==> flow/design.v <==
`timescale 1ns/1ps
module base2_alu #(
  parameter LAT_BIN = 1,   
  parameter LAT_DEC = 8,   
  parameter LAT_DUO = 6    
)(
  input  wire        clk,
  input  wire        rst,
  input  wire        start,
  input  wire [3:0]  opcode,
  input  wire [15:0] a,
  input  wire [15:0] b,
  output reg         busy,
  output reg         done,
  output reg  [31:0] result
);
  reg [7:0] countdown;
  wire [7:0] lat_sel =
      (opcode <= 4'd2) ? LAT_BIN :
      ((opcode <= 4'd5) ? LAT_DEC : LAT_DUO);
  wire [31:0] res_bin =
      (opcode==4'd0)   ? (a + b) :
      (opcode==4'd1)   ? (a - b) :
      (opcode==4'd2)   ? (a * b) :
      (opcode==4'd3)   ? (a + b) :
      (opcode==4'd4)   ? (a - b) :
      (opcode==4'd5) ? (a * 16'd10) :
      (opcode==4'd6) ? (a + b) :
      (opcode==4'd7) ? (a - b) :
      (opcode==4'd8)  ? (a * 16'd3) : 32'd0;
  always @(posedge clk) begin
    if (rst) begin
      busy <= 1'b0; done <= 1'b0; countdown <= 8'd0; result <= 32'd0;
    end else begin
      done <= 1'b0;
      if (start && !busy) begin
        busy      <= 1'b1;
        countdown <= (lat_sel==0) ? 1 : lat_sel;
      end else if (busy) begin
        if (countdown > 8'd1) begin
          countdown <= countdown - 8'd1;
        end else begin
          busy   <= 1'b0;
          done   <= 1'b1;
          result <= res_bin;
        end
      end
    end
  end
endmodule
`timescale 1ns/1ps
module base10_alu #(
  parameter LAT_DEC = 1,   
  parameter LAT_BIN = 6,   
  parameter LAT_DUO = 6    
)(
  input  wire        clk,
  input  wire        rst,
  input  wire        start,
  input  wire [3:0]  opcode,
  input  wire [15:0] a,
  input  wire [15:0] b,
  output reg         busy,
  output reg         done,
  output reg  [31:0] result
);
  reg [7:0] countdown;
  wire [7:0] lat_sel =
      ((opcode>=4'd3) && (opcode<=4'd5)) ? LAT_DEC :
      ((opcode<=4'd2) ? LAT_BIN : LAT_DUO);
  wire [31:0] res_bin =
      (opcode==4'd0)   ? (a + b) :
      (opcode==4'd1)   ? (a - b) :
      (opcode==4'd2)   ? (a * b) :
      (opcode==4'd3)   ? (a + b) :
      (opcode==4'd4)   ? (a - b) :
      (opcode==4'd5) ? (a * 16'd10) :
      (opcode==4'd6) ? (a + b) :
      (opcode==4'd7) ? (a - b) :
      (opcode==4'd8)  ? (a * 16'd3) : 32'd0;
  always @(posedge clk) begin
    if (rst) begin
      busy <= 1'b0; done <= 1'b0; countdown <= 8'd0; result <= 32'd0;
    end else begin
      done <= 1'b0;
      if (start && !busy) begin
        busy      <= 1'b1;
        countdown <= (lat_sel==0) ? 1 : lat_sel;
      end else if (busy) begin
        if (countdown > 8'd1) begin
          countdown <= countdown - 8'd1;
        end else begin
          busy   <= 1'b0;
          done   <= 1'b1;
          result <= res_bin;
        end
      end
    end
  end
endmodule
`timescale 1ns/1ps
module base12_alu #(
  parameter LAT_DUO = 1,   
  parameter LAT_BIN = 6,   
  parameter LAT_DEC = 8    
)(
  input  wire        clk,
  input  wire        rst,
  input  wire        start,
  input  wire [3:0]  opcode,
  input  wire [15:0] a,
  input  wire [15:0] b,
  output reg         busy,
  output reg         done,
  output reg  [31:0] result
);
  reg [7:0] countdown;
  wire [7:0] lat_sel =
      ((opcode>=4'd6) && (opcode<=4'd8)) ? LAT_DUO :
      ((opcode<=4'd2) ? LAT_BIN : LAT_DEC);
  wire [31:0] res_bin =
      (opcode==4'd0)   ? (a + b) :
      (opcode==4'd1)   ? (a - b) :
      (opcode==4'd2)   ? (a * b) :
      (opcode==4'd3)   ? (a + b) :
      (opcode==4'd4)   ? (a - b) :
      (opcode==4'd5) ? (a * 16'd10) :
      (opcode==4'd6) ? (a + b) :
      (opcode==4'd7) ? (a - b) :
      (opcode==4'd8)  ? (a * 16'd3) : 32'd0;
  always @(posedge clk) begin
    if (rst) begin
      busy <= 1'b0; done <= 1'b0; countdown <= 8'd0; result <= 32'd0;
    end else begin
      done <= 1'b0;
      if (start && !busy) begin
        busy      <= 1'b1;
        countdown <= (lat_sel==0) ? 1 : lat_sel;
      end else if (busy) begin
        if (countdown > 8'd1) begin
          countdown <= countdown - 8'd1;
        end else begin
          busy   <= 1'b0;
          done   <= 1'b1;
          result <= res_bin;
        end
      end
    end
  end
endmodule
`timescale 1ns/1ps
module router_extended #(
  parameter B2_LAT_BIN  = 1, B2_LAT_DEC  = 8, B2_LAT_DUO  = 6,
  parameter B10_LAT_DEC = 1, B10_LAT_BIN = 6, B10_LAT_DUO = 6,
  parameter B12_LAT_DUO = 1, B12_LAT_BIN = 6, B12_LAT_DEC = 8
)(
  input  wire        clk,
  input  wire        rst,
  input  wire        start,
  input  wire [2:0]  cond_sel,
  input  wire [3:0]  opcode,
  input  wire [15:0] op_a,
  input  wire [15:0] op_b,
  output reg         busy,
  output reg         done,
  output reg  [31:0] result
);
  localparam [1:0] ROUTE_SENTINEL = 2'd3;
  wire [1:0] forced_target = (cond_sel <= 3'd2) ? cond_sel[1:0] : ROUTE_SENTINEL;
  wire [1:0] full_router_target =
      (opcode <= 4'd2)   ? 2'd0 :
      (opcode <= 4'd5) ? 2'd1 :
                                  2'd2;
  localparam [1:0] DUO_FALLBACK_TARGET = (B10_LAT_DUO <= B2_LAT_DUO) ? 2'd1 : 2'd0;
  wire [1:0] router_210_target =
      (opcode <= 4'd2)   ? 2'd0 :
      (opcode <= 4'd5) ? 2'd1 :
                                  DUO_FALLBACK_TARGET;
  wire [1:0] routed_target =
      (forced_target != ROUTE_SENTINEL) ? forced_target :
      (cond_sel == 3'd3) ? full_router_target :
      (cond_sel == 3'd4) ? router_210_target :
                           full_router_target;  
  reg  start_b2, start_b10, start_b12;
  wire busy_b2, done_b2;   wire [31:0] res_b2;
  wire busy_b10, done_b10; wire [31:0] res_b10;
  wire busy_b12, done_b12; wire [31:0] res_b12;
  base2_alu #(.LAT_BIN(B2_LAT_BIN), .LAT_DEC(B2_LAT_DEC), .LAT_DUO(B2_LAT_DUO)) u_b2(
    .clk(clk), .rst(rst), .start(start_b2), .opcode(opcode), .a(op_a), .b(op_b),
    .busy(busy_b2), .done(done_b2), .result(res_b2)
  );
  base10_alu #(.LAT_DEC(B10_LAT_DEC), .LAT_BIN(B10_LAT_BIN), .LAT_DUO(B10_LAT_DUO)) u_b10(
    .clk(clk), .rst(rst), .start(start_b10), .opcode(opcode), .a(op_a), .b(op_b),
    .busy(busy_b10), .done(done_b10), .result(res_b10)
  );
  base12_alu #(.LAT_DUO(B12_LAT_DUO), .LAT_BIN(B12_LAT_BIN), .LAT_DEC(B12_LAT_DEC)) u_b12(
    .clk(clk), .rst(rst), .start(start_b12), .opcode(opcode), .a(op_a), .b(op_b),
    .busy(busy_b12), .done(done_b12), .result(res_b12)
  );
  localparam S_IDLE=0, S_WAIT=1;
  reg [0:0] st;
  always @(posedge clk) begin
    if (rst) begin
      st <= S_IDLE; busy <= 1'b0; done <= 1'b0;
      start_b2 <= 1'b0; start_b10 <= 1'b0; start_b12 <= 1'b0;
      result <= 32'd0;
    end else begin
      done <= 1'b0;
      start_b2 <= 1'b0; start_b10 <= 1'b0; start_b12 <= 1'b0;
      case (st)
        S_IDLE: begin
          if (start) begin
            busy <= 1'b1;
            if (routed_target==2'd0) start_b2  <= 1'b1;
            if (routed_target==2'd1) start_b10 <= 1'b1;
            if (routed_target==2'd2) start_b12 <= 1'b1;
            st <= S_WAIT;
          end
        end
        S_WAIT: begin
          if ( (routed_target==2'd0 && done_b2) ||
               (routed_target==2'd1 && done_b10) ||
               (routed_target==2'd2 && done_b12) ) begin
            result <= (routed_target==2'd0) ? res_b2 :
                      (routed_target==2'd1) ? res_b10 :
                                              res_b12;
            done   <= 1'b1;
            busy   <= 1'b0;
            st     <= S_IDLE;
          end
        end
      endcase
    end
  end
endmodule
Reports on router_extended

The steps from the RTL of router_extended to its reports follow in flow order.
Lines are those of the file above, counted from 1.
Library cell names are shortened.
A cell with - has no value.

Top: router_extended
Clock: clk
Standard-cell library: sky130hd
Corner: tt_025C_1v80

Elaborated design

Yosys after proc, flatten, opt, wreduce and memory -nomap, before mapping. Memory bits, and registers merged into a memory's read port (data or address), are not among the register bits. Print and check cells are not counted. Equal cells are merged and count once.

Register bits: 164
Bits of input ports: 42
Output and inout port bits: 34
Word-level cells: 156

$add $sub $neg: 5
Multiply operators: 3
$lt $le $gt $ge: 9
Eq/ne operators: 15
Muxes and demuxes: 57
Bitwise gates (word level): 11
Reduce/logical cells: 37

Operators by type and width:

| kind                                                               | count |
| multiplier 16 x 16 -> 32 bit                                       | 1 |
| 2-to-1 mux 32 bit                                                  | 11 |
| 2-to-1 mux 8 bit                                                   | 14 |
| multiplier 16 x 3 -> 19 bit (second input constant)                | 1 |
| multiplier 16 x 2 -> 18 bit (second input constant)                | 1 |
| subtractor 8 x 1 -> 8 bit (second input constant)                  | 3 |
| > comparator 8 x 1 -> 1 bit (second input constant)                | 3 |
| logical NOT 8 bit                                                  | 3 |
| 2-to-1 mux 1 bit                                                   | 21 |
| adder 16 x 16 -> 17 bit                                            | 1 |
| subtractor 16 x 16 -> 17 bit                                       | 1 |
| == test 4 x 3 -> 1 bit (second input constant)                     | 4 |
| nonzero test 2 bit                                                 | 6 |
| OR reduction 3 bit                                                 | 4 |
| 2-to-1 mux 2 bit                                                   | 6 |
| NOT 1 bit                                                          | 11 |
| AND reduction 2 bit                                                | 5 |
| AND reduction 3 bit                                                | 3 |
| logical AND 1 bit                                                  | 8 |
| == test 4 x 2 -> 1 bit (second input constant)                     | 2 |
| 2-to-1 mux 4 bit                                                   | 2 |
| != test 2 bit (second input constant)                              | 2 |
| == test 4 x 1 -> 1 bit (second input constant)                     | 1 |
| greater-or-equal comparator 4 x 2 -> 1 bit (second input constant) | 1 |
| less-or-equal comparator 4 x 2 -> 1 bit (second input constant)    | 1 |
| greater-or-equal comparator 4 x 3 -> 1 bit (second input constant) | 1 |
| less-or-equal comparator 4 x 3 -> 1 bit (second input constant)    | 1 |
| less-or-equal comparator 4 bit (second input constant)             | 1 |

Other operator kinds: 14; their cells: 18.

Depth

Yosys ltp: most cells in a row. Word level: on the elaborated netlist, between registers, memories and ports. Mapped: between sequential cells and ports; inverters and the memories' decode and read muxes count.

Word-level depth: 12
ABC_AREA: 0
Mapped depth: 25
Gate-level depth less buffers: 24

Netlist

Yosys stat after the flow's synthesis: flattened, memories mapped to cells. It holds for the ABC_AREA given above (unset counts as 0); a run with the other value may have another netlist.

Mapped cells: 2406
Chip area (Yosys): 19447.4 um^2
Area of sequential cells: 3283.1 um^2
Flip-flops: 164
Buffers: 122

Cell types:

| cell type | count | area in all (um^2) |
| fa_1      | 198   | 3.96E+03 |
| dfxtp_1   | 164   | 3.28E+03 |
| ha_1      | 186   | 2.33E+03 |
| nand2_1   | 312   | 1.17E+03 |
| inv_1     | 290   | 1.09E+03 |
| a21oi_1   | 165   | 825.792 |
| nor2_1    | 201   | 754.474 |
| and2_1    | 92    | 575.552 |
| o21ai_0   | 98    | 490.47 |
| mux2i_1   | 44    | 440.422 |
| a211oi_1  | 58    | 435.418 |
| xnor2_1   | 48    | 420.403 |
| o211ai_1  | 50    | 375.36 |
| clkbuf_1  | 97    | 364.099 |
| xor2_1    | 33    | 289.027 |
| nor3_1    | 34    | 170.163 |
| o21a_1    | 20    | 150.144 |
| a21o_1    | 19    | 142.637 |

Other cell types: 62; their cells: 297.
By module: a second synthesis without flattening, with its own total; a netlist apart from the flattened one above.

Cell total of the unflattened synthesis: 5625
Area total of the unflattened synthesis: 45107.0 um^2

Rows give one instance, submodules left out.

Modules:

| module          | instances | cells | area (um^2) | sequential area (um^2) |
| base2_alu       | 1         | 1862  | 14720.4     | 840.8 |
| base12_alu      | 1         | 1795  | 14410.1     | 840.8 |
| base10_alu      | 1         | 1715  | 13942.1     | 840.8 |
| router_extended | 1         | 253   | 2034.5      | 760.7 |

Worst setup path after synthesis

Path of least setup slack by OpenSTA after synthesis, without wires, with an ideal clock, recovery checks aside; 20% of the period is set as input and as output delay. Where synthesis merged equal registers, the netlist keeps one of their names.

Path type: input to register
From: input port op_b[1]
To: register u_b12.result[30]
Period: 10.0 ns
External input delay: 2.000 ns
Library setup time: 0.070 ns
Time at the first pin: 2.000 ns
Arrival time: 7.646 ns
Data required time: 9.930 ns
Path slack: 2.284 ns
Path delay: 5.716 ns
Stages: 21
Path buffers: 1
Period reached after synthesis: 7.716 ns

"path delay" = arrival - input delay + setup time.
"stages": output pins that drive a net of the path, with the launching flip-flop's if there is one; two outputs of one cell count as two.
"period reached after synthesis" is the clock period less the worst setup slack; recovery checks do not enter. This is arithmetic on one report: input and output delays are still those of the set period (20% each).
Between the ends stands the longest chain of elaborated cells between them, by number of cells; it is not shown to be the way that was timed. Of several equally long chains one is given.
Each line given opens the expression or statement behind the cell; cells for indexed reads and writes are added by Yosys, which also makes memories of some case tables.

Path through: clkbuf_1 nand2_1 fa_1 fa_1 fa_1 fa_1 inv_1 fa_1 inv_1 fa_1 inv_1 ha_1 a211oi_1 o21ai_0 a31oi_1 o31ai_2 a41oi_1 o21ai_0 and4_1 or3_1 a21oi_1
Cells in the longest elaborated chain: 9
Elaborated cells between the ends (all ways): 10
Classes of those cells: add/sub (1); mul (1); mux (8)

RTL lines, path post-synthesis:

| what                         | RTL line | text |
| start, declared              | 163      | `input  wire [15:0] op_b,` |
| subtractor 16 x 16 -> 17 bit | 129      | `(opcode==4'd7) ? (a - b) :` |
| 2-to-1 mux 32 bit            | 129      |  |
| 2-to-1 mux 32 bit            | 128      | `(opcode==4'd6) ? (a + b) :` |
| 2-to-1 mux 32 bit            | 127      | `(opcode==4'd5) ? (a * 16'd10) :` |
| 2-to-1 mux 32 bit            | 126      | `(opcode==4'd4)   ? (a - b) :` |
| 2-to-1 mux 32 bit            | 125      | `(opcode==4'd3)   ? (a + b) :` |
| 2-to-1 mux 32 bit            | 124      | `(opcode==4'd2)   ? (a * b) :` |
| 2-to-1 mux 32 bit            | 123      | `(opcode==4'd1)   ? (a - b) :` |
| 2-to-1 mux 32 bit            | 122      | `(opcode==4'd0)   ? (a + b) :` |
| end, assigned                | 133      | `busy <= 1'b0; done <= 1'b0; countdown <= 8'd0; result <= 32'd0;` |
| end, assigned                | 145      | `result <= res_bin;` |
| end, declared                | 115      | `output reg  [31:0] result` |

Worst path after layout

Path of least setup slack in the final report of entry B (OpenROAD, finished layout, wires in). Where an end is a register, its clock arrival counts in the times.

Path type: input to register
From: input port op_a[7]
To: register u_b12.result[30]
Period: 12.9 ns
External input delay: 2.58 ns
Library setup time: 0.07 ns
Time at the first pin: 2.58 ns
Arrival time: 10.01 ns
Data required time: 13.25 ns
Path slack: 3.24 ns
Stages: 24
Path buffers: 1

Between the ends stands the longest chain of elaborated cells between them, by number of cells; it is not shown to be the way that was timed. Of several equally long chains one is given.

Path through: clkdlybuf4s50_1 ha_1 inv_1 fa_1 inv_1 fa_1 inv_1 fa_1 inv_1 fa_1 fa_1 inv_1 fa_1 inv_1 ha_1 a211oi_1 o21ai_0 a31oi_1 o31ai_2 a41oi_1 o21ai_0 and4_1 or3_1 a21oi_1
Cells in the longest elaborated chain: 9
Elaborated cells between the ends (all ways): 10
Classes of those cells: add/sub (1); mul (1); mux (8)

RTL lines, path after layout:

| what                         | RTL line | text |
| start, declared              | 162      | `input  wire [15:0] op_a,` |
| subtractor 16 x 16 -> 17 bit | 129      | `(opcode==4'd7) ? (a - b) :` |
| 2-to-1 mux 32 bit            | 129      |  |
| 2-to-1 mux 32 bit            | 128      | `(opcode==4'd6) ? (a + b) :` |
| 2-to-1 mux 32 bit            | 127      | `(opcode==4'd5) ? (a * 16'd10) :` |
| 2-to-1 mux 32 bit            | 126      | `(opcode==4'd4)   ? (a - b) :` |
| 2-to-1 mux 32 bit            | 125      | `(opcode==4'd3)   ? (a + b) :` |
| 2-to-1 mux 32 bit            | 124      | `(opcode==4'd2)   ? (a * b) :` |
| 2-to-1 mux 32 bit            | 123      | `(opcode==4'd1)   ? (a - b) :` |
| 2-to-1 mux 32 bit            | 122      | `(opcode==4'd0)   ? (a + b) :` |
| end, assigned                | 133      | `busy <= 1'b0; done <= 1'b0; countdown <= 8'd0; result <= 32'd0;` |
| end, assigned                | 145      | `result <= res_bin;` |
| end, declared                | 115      | `output reg  [31:0] result` |

Subject: router_extended on sky130hd, stored results

Hello all,

Below are 2 stored runs of the flow (Yosys, OpenROAD; platform sky130hd) on router_extended, each with its settings and what was measured, unordered. Constraints: input delay and output delay 20% of the set period each, output load 0.01 pF.
"clock period achieved" = clock period - worst setup slack. The figure is calculated, with input and output delays left at 20% of the set period.
By "time of the worst setup path" is meant the share of the clock period that the worst setup path is allowed (20% is reserved at inputs, 20% at outputs), minus its slack. Clock arrival times at its registers enter into it.
By "power consumption" is meant OpenSTA's value without simulated activity: inputs other than the clock are taken to toggle once in ten clock periods, and the tool carries that through the logic.

## Entry A

==> flow/run.sh <==
#!/bin/bash
# the make line also repeats the synthesis and layout settings of config.mk as NAME=value (left out here)
make -C /OpenROAD-flow-scripts/flow DESIGN_CONFIG=/design/flow/config.mk WORK_HOME=/design/flow/orfs CLKGATE_MAP_FILE= finish
==> flow/config.mk <==
export PLATFORM = sky130hd
export DESIGN_NAME = router_extended
export DESIGN_NICKNAME = router_extended
export VERILOG_FILES = /design/flow/design.v
export SDC_FILE = /design/flow/constraint.sdc
export NUM_CORES = 4
export LEC_CHECK = 0
export CAP_MARGIN = 20
export CELL_PAD_IN_SITES_DETAIL_PLACEMENT = 1
export CELL_PAD_IN_SITES_GLOBAL_PLACEMENT = 3
export CORE_ASPECT_RATIO = 1.81
export CORE_MARGIN = 2
export CORE_UTILIZATION = 60
export CTS_CLUSTER_DIAMETER = 93
export GPL_ROUTABILITY_DRIVEN = 1
export GPL_TIMING_DRIVEN = 0
export HOLD_SLACK_MARGIN = 0.16
export MAX_ROUTING_LAYER = met4
export MIN_ROUTING_LAYER = met1
export PLACE_DENSITY_LB_ADDON = 0.1
export SETUP_SLACK_MARGIN = 2.03
export SLEW_MARGIN = 40
==> flow/constraint.sdc <==
create_clock -name core_clock -period 7.51 [get_ports {clk}]
set_input_delay 1.5020 -clock core_clock [delete_from_list [all_inputs] [get_ports {clk}]]
set_output_delay 1.5020 -clock core_clock [all_outputs]
set_load 0.01 [all_outputs]

Entry A: incomplete, placement halted on FLW-0024

## Entry B

==> flow/run.sh <==
#!/bin/bash
# the make line also repeats the synthesis and layout settings of config.mk as NAME=value (left out here)
make -C /OpenROAD-flow-scripts/flow DESIGN_CONFIG=/design/flow/config.mk WORK_HOME=/design/flow/orfs CLKGATE_MAP_FILE= finish
==> flow/config.mk <==
export PLATFORM = sky130hd
export DESIGN_NAME = router_extended
export DESIGN_NICKNAME = router_extended
export VERILOG_FILES = /design/flow/design.v
export SDC_FILE = /design/flow/constraint.sdc
export NUM_CORES = 4
export LEC_CHECK = 0
export CAP_MARGIN = 20
export CELL_PAD_IN_SITES_GLOBAL_PLACEMENT = 1
export CORE_MARGIN = 2
export CORE_UTILIZATION = 60
export CTS_CLUSTER_SIZE = 100
export PLACE_DENSITY_LB_ADDON = 0.03
export SETUP_SLACK_MARGIN = 2.6
export SLEW_MARGIN = 20
==> flow/constraint.sdc <==
create_clock -name core_clock -period 12.9 [get_ports {clk}]
set_input_delay 2.5800 -clock core_clock [delete_from_list [all_inputs] [get_ports {clk}]]
set_output_delay 2.5800 -clock core_clock [all_outputs]
set_load 0.01 [all_outputs]

| result of entry B | value |
|---|---|
| utilization after layout | 0.664 |
| worst setup slack after layout | 3.241 ns |
| total negative setup slack | 0.000 ns |
| area inside the die boundary | 33868.9 um^2 |
| power consumption | 4.300 mW |
| time of the worst setup path | 7.08 ns |
| critical path type | input to register |
| standard-cell area after layout | 21060.2 um^2 |
| area of the synthesized netlist | 19447.4 um^2 |
| clock period achieved | 9.659 ns |
| worst hold slack in the final report | 0.451 ns |

Thanks
